==> flow/design.v <==
module cordic_step ( clock, ce, sin_in, cos_in, angle_in, t_angle, atan,
sin_out, cos_out, angle_out, t_angle_out );
parameter integer step = 0;  
parameter integer W = 12;  
input clock, ce;
input signed [W-1:0] sin_in, cos_in, angle_in, t_angle, atan;
output reg signed [W-1:0] sin_out, cos_out, angle_out, t_angle_out;
always @ (posedge clock)
begin
if( ce == 1'b1 )
begin
if(t_angle >= angle_in)
begin
cos_out <= cos_in - (sin_in >>> step);
sin_out <= ((cos_in >>> step) + sin_in);
angle_out <= angle_in + atan;
end
else if (t_angle < angle_in)
begin
cos_out <= cos_in + (sin_in >>> step);
sin_out <= -(cos_in >>> step) + sin_in;
angle_out <= angle_in - atan;
end
t_angle_out <= t_angle;
end  
end
endmodule
module mul_Kn(clock, ce, value_in, value_out, t_angle );
parameter integer W = 12;  
parameter FXP_SHIFT = 10;  
input clock, ce;
input signed[W-1:0] value_in, t_angle;
output reg signed[W-1:0] value_out;
reg signed [2*W-1:0] val, val_0, val_2, val_4, val_5, val_7, val_7_9_d, val_9;  
reg signed [2*W-1:0] val_0_2, val_4_5, val_7_9, val_0_2_4_5, val_0_2_4_5_7_9;  
always @ (posedge clock)
begin
if( ce == 1'b1 )
begin
val = value_in; val_0 <= val; val_2 <= val << 2; val_4 <= val << 4;
val_5 <= val << 5; val_7 <= val << 7; val_9 <= val << 9;
val_0_2 <= val_0 - val_2; val_4_5 <= val_4 - val_5; val_7_9 <= val_7 + val_9;
val_0_2_4_5 <= val_0_2 + val_4_5;
val_7_9_d <= val_7_9;  
val_0_2_4_5_7_9 = val_0_2_4_5 + val_7_9_d;
value_out <= val_0_2_4_5_7_9 >>> FXP_SHIFT;
end
end
endmodule
module cordic_pipeline_rtl( clock, reset, ce, angle_in, sin_out, cos_out, valid_out );
parameter integer W = 12;  
parameter FXP_MUL = 1024;  
parameter PIPE_LATENCY = 15;  
input clock, reset, ce;
input signed [W-1:0] angle_in;  
output signed [W-1:0] sin_out, cos_out;
output valid_out;
wire signed [11:0] atan[0:10];  
assign atan[0] = 12'sd804;
assign atan[1] = 12'sd475;
assign atan[2] = 12'sd251;
assign atan[3] = 12'sd127;
assign atan[4] = 12'sd64;
assign atan[5] = 12'sd32;
assign atan[6] = 12'sd16;
assign atan[7] = 12'sd8;
assign atan[8] = 12'sd4;
assign atan[9] = 12'sd2;
assign atan[10] = 12'sd1;
wire signed [W-1:0] sin_tab [0:11];
wire signed [W-1:0] cos_tab [0:11];
wire signed [W-1:0] t_angle_tab [0:11];  
wire signed [W-1:0] angle_tab [0:11];
reg unsigned [4:0] valid_cnt;  
always@(posedge clock)
begin
if ( reset == 1'b0 )
valid_cnt <= PIPE_LATENCY;  
else
if( ( valid_cnt != 0 ) && ( ce == 1'b1 ) )
valid_cnt <= valid_cnt - 1;  
end
assign valid_out = ( valid_cnt == 0 )? 1'b1 : 1'b0;  
assign cos_tab[0] = 1.0 * FXP_MUL;
assign sin_tab[0] = 0;
assign angle_tab[0] = 0;
assign t_angle_tab[0] = angle_in;
cordic_step #(0) cordic_step_0 ( clock, ce, sin_tab[0], cos_tab[0], angle_tab[0], t_angle_tab[0], atan[0],
sin_tab[1], cos_tab[1], angle_tab[1], t_angle_tab[1] );
cordic_step #(1) cordic_step_1 ( clock, ce, sin_tab[1], cos_tab[1], angle_tab[1], t_angle_tab[1], atan[1],
sin_tab[2], cos_tab[2], angle_tab[2], t_angle_tab[2] );
cordic_step #(2) cordic_step_2 ( clock, ce, sin_tab[2], cos_tab[2], angle_tab[2], t_angle_tab[2], atan[2],
sin_tab[3], cos_tab[3], angle_tab[3], t_angle_tab[3] );
cordic_step #(3) cordic_step_3 ( clock, ce, sin_tab[3], cos_tab[3], angle_tab[3], t_angle_tab[3], atan[3],
sin_tab[4], cos_tab[4], angle_tab[4], t_angle_tab[4] );
cordic_step #(4) cordic_step_4 ( clock, ce, sin_tab[4], cos_tab[4], angle_tab[4], t_angle_tab[4], atan[4],
sin_tab[5], cos_tab[5], angle_tab[5], t_angle_tab[5] );
cordic_step #(5) cordic_step_5 ( clock, ce, sin_tab[5], cos_tab[5], angle_tab[5], t_angle_tab[5], atan[5],
sin_tab[6], cos_tab[6], angle_tab[6], t_angle_tab[6] );
cordic_step #(6) cordic_step_6 ( clock, ce, sin_tab[6], cos_tab[6], angle_tab[6], t_angle_tab[6], atan[6],
sin_tab[7], cos_tab[7], angle_tab[7], t_angle_tab[7] );
cordic_step #(7) cordic_step_7 ( clock, ce, sin_tab[7], cos_tab[7], angle_tab[7], t_angle_tab[7], atan[7],
sin_tab[8], cos_tab[8], angle_tab[8], t_angle_tab[8] );
cordic_step #(8) cordic_step_8 ( clock, ce, sin_tab[8], cos_tab[8], angle_tab[8], t_angle_tab[8], atan[8],
sin_tab[9], cos_tab[9], angle_tab[9], t_angle_tab[9] );
cordic_step #(9) cordic_step_9 ( clock, ce, sin_tab[9], cos_tab[9], angle_tab[9], t_angle_tab[9], atan[9],
sin_tab[10], cos_tab[10], angle_tab[10], t_angle_tab[10] );
cordic_step #(10)cordic_step_10( clock, ce, sin_tab[10], cos_tab[10], angle_tab[10], t_angle_tab[10],
atan[10], sin_tab[11], cos_tab[11], angle_tab[11], t_angle_tab[11] );
mul_Kn mul_Kn_sin ( clock, ce, sin_tab[11], sin_out, t_angle_tab[11] );
mul_Kn mul_Kn_cos ( clock, ce, cos_tab[11], cos_out, t_angle_tab[11] );
endmodule
Reports on cordic_pipeline_rtl
Tool output for the design above before and after an edit, in the order of the flow.
"before" refers to lines of the RTL above, "after" to lines of the edited file.
"change" is "after" less "before", of the values as shown; "rel. change" is that difference over "before", in percent.
Operators carry their Yosys type and port widths (W data, S select, Z words).
Cell names lack the library's common part.
Not given: n/a

set-up
  top module = cordic_pipeline_rtl
  clock port = clock
  cell library = sky130hd
  library corner = tt_025C_1v80

Edit of the RTL
Unified diff, file above to edited file.
A script made this edit. It changes what the design does and was not meant as an optimisation.

begin of diff
@@ -109,4 +109,7 @@
 atan[10], sin_tab[11], cos_tab[11], angle_tab[11], t_angle_tab[11] );
 mul_Kn mul_Kn_sin ( clock, ce, sin_tab[11], sin_out, t_angle_tab[11] );
-mul_Kn mul_Kn_cos ( clock, ce, cos_tab[11], cos_out, t_angle_tab[11] );
+wire signed [W-1:0] cos_out_p, cos_out_n;
+mul_Kn mul_Kn_cos ( clock, ce, cos_tab[11], cos_out_p, t_angle_tab[11] );
+mul_Kn mul_Kn_cos_x (clock, ce, cos_tab[11], cos_out_n, ~(t_angle_tab[11]));
+assign cos_out = cos_out_p ^ cos_out_n;
 endmodule
end of diff

Word level
Counts by Yosys on the flattened word-level netlist (proc, flatten, opt, wreduce). Print and check cells are left out.

bit counts
  what                             before  after  change  rel. change (%)
  bits in read-only memories       0       0      0       n/a
  clocked read ports x word width  0       0      0       n/a
  register bits after elaboration  849     849    0       0.00
  memory bits (writable)           0       0      0       n/a
  bits in latches                  0       0      0       n/a
  memories                         0       0      0       n/a

cells by class
  what                           before  after  change  rel. change (%)
  mux-type cells                 61      61     0       0.00
  multiply operators             0       0      0       n/a
  reduce/logical cells           25      25     0       0.00
  bitwise operators              0       1      +1      n/a
  equality and inequality tests  0       0      0       n/a
  magnitude comparators          22      22     0       0.00
  add/subtract/negate cells      78      78     0       0.00
  shift operators                0       0      0       n/a
  div/mod/pow operators          0       0      0       n/a

operator list
  operator          before  after  change
  $xor A12 B12 Y12  0       1      +1

Operator kinds equal on both sides are left out: 74.

Logic depth
Depth = most cells in a row (Yosys ltp): at word level without a register or memory, in the mapped netlist without a sequential cell, where the memories' decode and read muxes count.

logic depth
  what                           before  after  change  rel. change (%)
  word-level depth               4       4      0       0.00
  ABC_AREA                       0       0      n/a     n/a
  depth in mapped cells          22      20     -2      -9.09
  gate-level depth less buffers  21      19     -2      -9.52

Synthesis result
Source: synth_stat.txt of the flow (Yosys; design flattened, memories mapped). It holds for the ABC_AREA given above (unset counts as 0); a run with the other value may have another netlist.

synthesis totals
  what                     before   after    change   rel. change (%)
  sequential area (µm²)    17847.1  14483.9  -3363.2  -18.84
  mapped cells             2975     2418     -557     -18.72
  chip area (Yosys) (µm²)  35373.9  28964.0  -6409.9  -18.12
  flip-flop cells          596      484      -112     -18.79
  buffers                  37       40       +3       +8.11

cells by type
  cell      before  after  change  rel. change (%)
  edfxtp_1  591     479    -112    -18.95
  inv_1     347     254    -93     -26.80
  ha_1      455     390    -65     -14.29
  nor2_1    200     137    -63     -31.50
  xnor2_1   240     199    -41     -17.08
  nor3_1    70      34     -36     -51.43
  o21bai_1  63      29     -34     -53.97
  nand2_1   115     94     -21     -18.26
  nand3_1   29      16     -13     -44.83
  a21boi_0  21      8      -13     -61.90
  buf_4     1       14     +13     +1300.00
  o21a_1    26      38     +12     +46.15
  o21ai_0   100     89     -11     -11.00
  a31oi_1   24      13     -11     -45.83
  nor2b_1   37      27     -10     -27.03
  clkbuf_1  30      20     -10     -33.33
  and3_1    10      2      -8      -80.00
  nand2b_1  15      22     +7      +46.67

Cell types equal on both sides are left out: 10.
Not every row of either side is listed.
The figures by module come from a second, unflattened synthesis with its own total; it is not the netlist above.

second synthesis, totals
  what                                before   after    change   rel. change (%)
  cells (unflattened synthesis)       4868     5315     +447     +9.18
  area (unflattened synthesis) (µm²)  52026.1  57340.0  +5313.9  +10.21

Rows give one instance, submodules left out.

modules, before
  module                 cells  times used  area (µm²)
  mul_Kn                 401    2           4993.5
  cordic_step (step=0)   449    1           4200.3
  cordic_step (step=2)   393    1           3911.3
  cordic_step (step=7)   371    1           3857.4
  cordic_step (step=3)   381    1           3844.9
  cordic_step (step=6)   371    1           3834.9
  cordic_step (step=5)   368    1           3833.7
  cordic_step (step=1)   354    1           3813.7
  cordic_step (step=4)   365    1           3756.1
  cordic_step (step=9)   338    1           3654.8
  cordic_step (step=8)   334    1           3602.2
  cordic_step (step=10)  311    1           3442.1
  cordic_pipeline_rtl    31     1           287.8

modules, after
  module                 cells  times used  area (µm²)
  mul_Kn                 408    3           5048.6
  cordic_step (step=0)   449    1           4200.3
  cordic_step (step=2)   393    1           3911.3
  cordic_step (step=7)   371    1           3857.4
  cordic_step (step=3)   381    1           3844.9
  cordic_step (step=6)   371    1           3834.9
  cordic_step (step=5)   368    1           3833.7
  cordic_step (step=1)   354    1           3813.7
  cordic_step (step=4)   365    1           3756.1
  cordic_step (step=9)   338    1           3654.8
  cordic_step (step=8)   334    1           3602.2
  cordic_step (step=10)  311    1           3442.1
  cordic_pipeline_rtl    56     1           442.9

Worst setup path after synthesis
Source: OpenSTA report_checks on the synthesized netlist (no wires, ideal clock, input and output delay 20% of the period each), path of least setup slack; recovery checks are left aside. Register names are those of the netlist, which keeps one name where synthesis merged equal registers.

timing path post-synthesis
  what                           before                               after                                  change  rel. change (%)
  kind                           flip-flop to flip-flop               flip-flop to flip-flop                 n/a     n/a
  from                           register cordic_step_6.angle_out[7]  register cordic_step_7.t_angle_out[1]  n/a     n/a
  to                             register cordic_step_7.sin_out[11]   register cordic_step_8.sin_out[11]     n/a     n/a
  time at the first pin (ns)     0.000                                0.000                                  0.000   n/a
  path slack (ns)                0.222                                0.201                                  -0.021  n/a
  library setup time (ns)        0.258                                0.258                                  0.000   n/a
  stages                         20                                   19                                     -1      -5.00
  delay of the path (ns)         4.279                                4.299                                  +0.020  +0.47
  arrival (ns)                   4.021                                4.041                                  +0.020  +0.50
  period (ns)                    4.5                                  4.5                                    0.0     0.00
  synthesis period reached (ns)  4.278                                4.299                                  +0.021  +0.49

"delay of the path" = arrival - input delay + setup time.
"stages" counts driving pins, that of a launching flip-flop among them; a cell with two outputs on the path counts twice.
"synthesis period reached" is the clock period less the worst setup slack; recovery checks do not enter. This is arithmetic on one report: input and output delays are still those of the set period (20% each).
Between the ends stands the longest chain of elaborated cells between them, by number of cells; it is not shown to be the way that was timed. Of several equally long chains one is given.
A line is the first line of the expression or statement that the cell stems from. Yosys adds cells for indexed reads and writes and turns some case tables into memories.
before: Ways into the end's enable are left out, as the timed path ends at the data pin.

on the way, post-synthesis, before
  path through = edfxtp_1 > inv_1 > ha_1 > a21o_1 > a21o_1 > a2111oi_0 > o21ai_1 > nand2_1 > buf_1 > o21ai_0 > ha_1 > a21o_1 > a21oi_1 > o21bai_1 > a21oi_1 > nor2b_1 > o2111ai_1 > nand3_1 > o41a_1 > xnor2_1
  cells in the longest elaborated chain = 3
  elaborated cells between the ends (all ways) = 4
  RTL lines with such cells = 2

ends and longest elaborated chain, post-synthesis, before
  what                RTL line  source
  start: declaration  7         output reg signed [W-1:0] sin_out, cos_out, angle_out, t_angle_out;
  start: assignment   16        angle_out <= angle_in + atan;
  start: assignment   22        angle_out <= angle_in - atan;
  $lt A12 B12 Y1      18        else if (t_angle < angle_in)
  $mux W12            18
  $mux W12            12        if(t_angle >= angle_in)
  end: assignment     15        sin_out <= ((cos_in >>> step) + sin_in);
  end: assignment     21        sin_out <= -(cos_in >>> step) + sin_in;
  end: declaration    7

after: Ways into the end's enable are left out, as the timed path ends at the data pin.

on the way, post-synthesis, after
  path through = edfxtp_1 > ha_1 > a211oi_1 > nor2_1 > o21ai_0 > a21oi_1 > o41ai_1 > a31o_2 > clkbuf_1 > o21ai_0 > ha_1 > a21oi_1 > o211ai_1 > or3_1 > a31o_2 > a2111oi_2 > nor3_1 > xnor2_1 > xnor2_1
  cells in the longest elaborated chain = 3
  elaborated cells between the ends (all ways) = 4
  RTL lines with such cells = 2

ends and longest elaborated chain, post-synthesis, after
  what                RTL line  source
  start: declaration  7         output reg signed [W-1:0] sin_out, cos_out, angle_out, t_angle_out;
  start: assignment   24        t_angle_out <= t_angle;
  $lt A12 B12 Y1      18        else if (t_angle < angle_in)
  $mux W12            18
  $mux W12            12        if(t_angle >= angle_in)
  end: assignment     15        sin_out <= ((cos_in >>> step) + sin_in);
  end: assignment     21        sin_out <= -(cos_in >>> step) + sin_in;
  end: declaration    7

Worst path after layout
Path of least setup slack in the final report of the runs of pair A (OpenROAD, finished layout, wires in). Where an end is a register, its clock arrival counts in the times.

timing path after layout
  what                        before                                 after                                  change  rel. change (%)
  kind                        flip-flop to flip-flop                 flip-flop to flip-flop                 n/a     n/a
  from                        register cordic_step_4.t_angle_out[1]  register cordic_step_7.t_angle_out[1]  n/a     n/a
  to                          register cordic_step_5.cos_out[11]     register cordic_step_8.sin_out[11]     n/a     n/a
  period (ns)                 4.26                                   4.26                                   0.00    0.00
  path slack (ns)             0.21                                   0.15                                   -0.06   n/a
  library setup time (ns)     0.25                                   0.25                                   0.00    n/a
  time at the first pin (ns)  0.63                                   0.59                                   -0.04   -6.35
  arrival (ns)                4.41                                   4.46                                   +0.05   +1.13
  stages                      21                                     20                                     -1      -4.76

Between the ends stands the longest chain of elaborated cells between them, by number of cells; it is not shown to be the way that was timed. Of several equally long chains one is given.
before: Ways into the end's enable are left out, as the timed path ends at the data pin.

on the way, after layout, before
  path through = edfxtp_1 > ha_1 > a21o_1 > a21o_1 > a21oi_1 > o21ai_0 > buf_4 > nand3_1 > a41oi_2 > buf_6 > mux2_2 > ha_1 > o21a_1 > o21a_1 > o21ai_1 > nand2b_1 > nand3_1 > a31oi_1 > a21o_1 > a21oi_2 > xnor2_1
  cells in the longest elaborated chain = 3
  elaborated cells between the ends (all ways) = 4
  RTL lines with such cells = 2

ends and longest elaborated chain, after layout, before
  what                RTL line  source
  start: declaration  7         output reg signed [W-1:0] sin_out, cos_out, angle_out, t_angle_out;
  start: assignment   24        t_angle_out <= t_angle;
  $lt A12 B12 Y1      18        else if (t_angle < angle_in)
  $mux W12            18
  $mux W12            12        if(t_angle >= angle_in)
  end: assignment     14        cos_out <= cos_in - (sin_in >>> step);
  end: assignment     20        cos_out <= cos_in + (sin_in >>> step);
  end: declaration    7

after: Ways into the end's enable are left out, as the timed path ends at the data pin.

on the way, after layout, after
  path through = edfxtp_1 > ha_1 > a211oi_2 > nor2_1 > o21ai_2 > a21oi_2 > o41ai_2 > a31o_2 > buf_6 > nand2b_1 > xnor2_1 > ha_1 > nand2_1 > o211ai_1 > or3_4 > a31o_4 > a2111oi_4 > nor3_2 > xnor2_1 > xnor2_1
  cells in the longest elaborated chain = 3
  elaborated cells between the ends (all ways) = 4
  RTL lines with such cells = 2

ends and longest elaborated chain, after layout, after
  what                RTL line  source
  start: declaration  7         output reg signed [W-1:0] sin_out, cos_out, angle_out, t_angle_out;
  start: assignment   24        t_angle_out <= t_angle;
  $lt A12 B12 Y1      18        else if (t_angle < angle_in)
  $mux W12            18
  $mux W12            12        if(t_angle >= angle_in)
  end: assignment     15        sin_out <= ((cos_in >>> step) + sin_in);
  end: assignment     21        sin_out <= -(cos_in >>> step) + sin_in;
  end: declaration    7

Measured runs
Both versions went through the flow (Yosys, OpenROAD) with the same settings in each pair. Constraints: input delay and output delay 20% of the set period each, output load 0.01 pF.

settings, pair A
  CORE_UTILIZATION = 40
  period_ns = 4.26
  CAP_MARGIN = 20
  CORE_MARGIN = 2
  SLEW_MARGIN = 20

final reports, pair A
  what                                          before   after    change    rel. change (%)
  worst hold slack in the final report (ns)     0.410    0.415    +0.005    n/a
  sum of negative setup slack (ns)              0.000    0.000    0.000     n/a
  utilization in the final report (%)           46.3     45.9     -0.4      n/a
  worst slack on setup checks (ns)              0.213    0.145    -0.068    n/a
  standard-cell area of the final layout (µm²)  40757.8  32836.5  -7921.3   -19.44
  synthesis area (µm²)                          35373.9  28964.0  -6409.9   -18.12
  full die area (µm²)                           90829.9  74578.1  -16251.8  -17.89
  period reached (ns)                           4.047    4.115    +0.068    +1.68

settings, pair B
  ABC_AREA = 1
  CORE_UTILIZATION = 27
  GPL_TIMING_DRIVEN = 0
  MAX_ROUTING_LAYER = met4
  PLACE_DENSITY_LB_ADDON = 0.07
  SETUP_SLACK_MARGIN = 1.27
  TNS_END_PERCENT = 30
  period_ns = 4.51
  CAP_MARGIN = 20
  CORE_MARGIN = 2
  SLEW_MARGIN = 20

final reports, pair B
  what                                          before    after     change    rel. change (%)
  worst hold slack in the final report (ns)     0.413     0.416     +0.003    n/a
  sum of negative setup slack (ns)              0.000     0.000     0.000     n/a
  utilization in the final report (%)           35.3      36.3      +1.0      n/a
  worst slack on setup checks (ns)              0.824     0.898     +0.074    n/a
  standard-cell area of the final layout (µm²)  46430.8   39517.9   -6912.9   -14.89
  synthesis area (µm²)                          35775.6   29644.7   -6130.9   -17.14
  full die area (µm²)                           135431.0  112463.0  -22968.0  -16.96
  period reached (ns)                           3.686     3.612     -0.074    -2.01

"period reached": clock period set for the run, less the worst setup slack. It is reckoned from that one timing run; input and output delays stay at 20% of the period that was set.
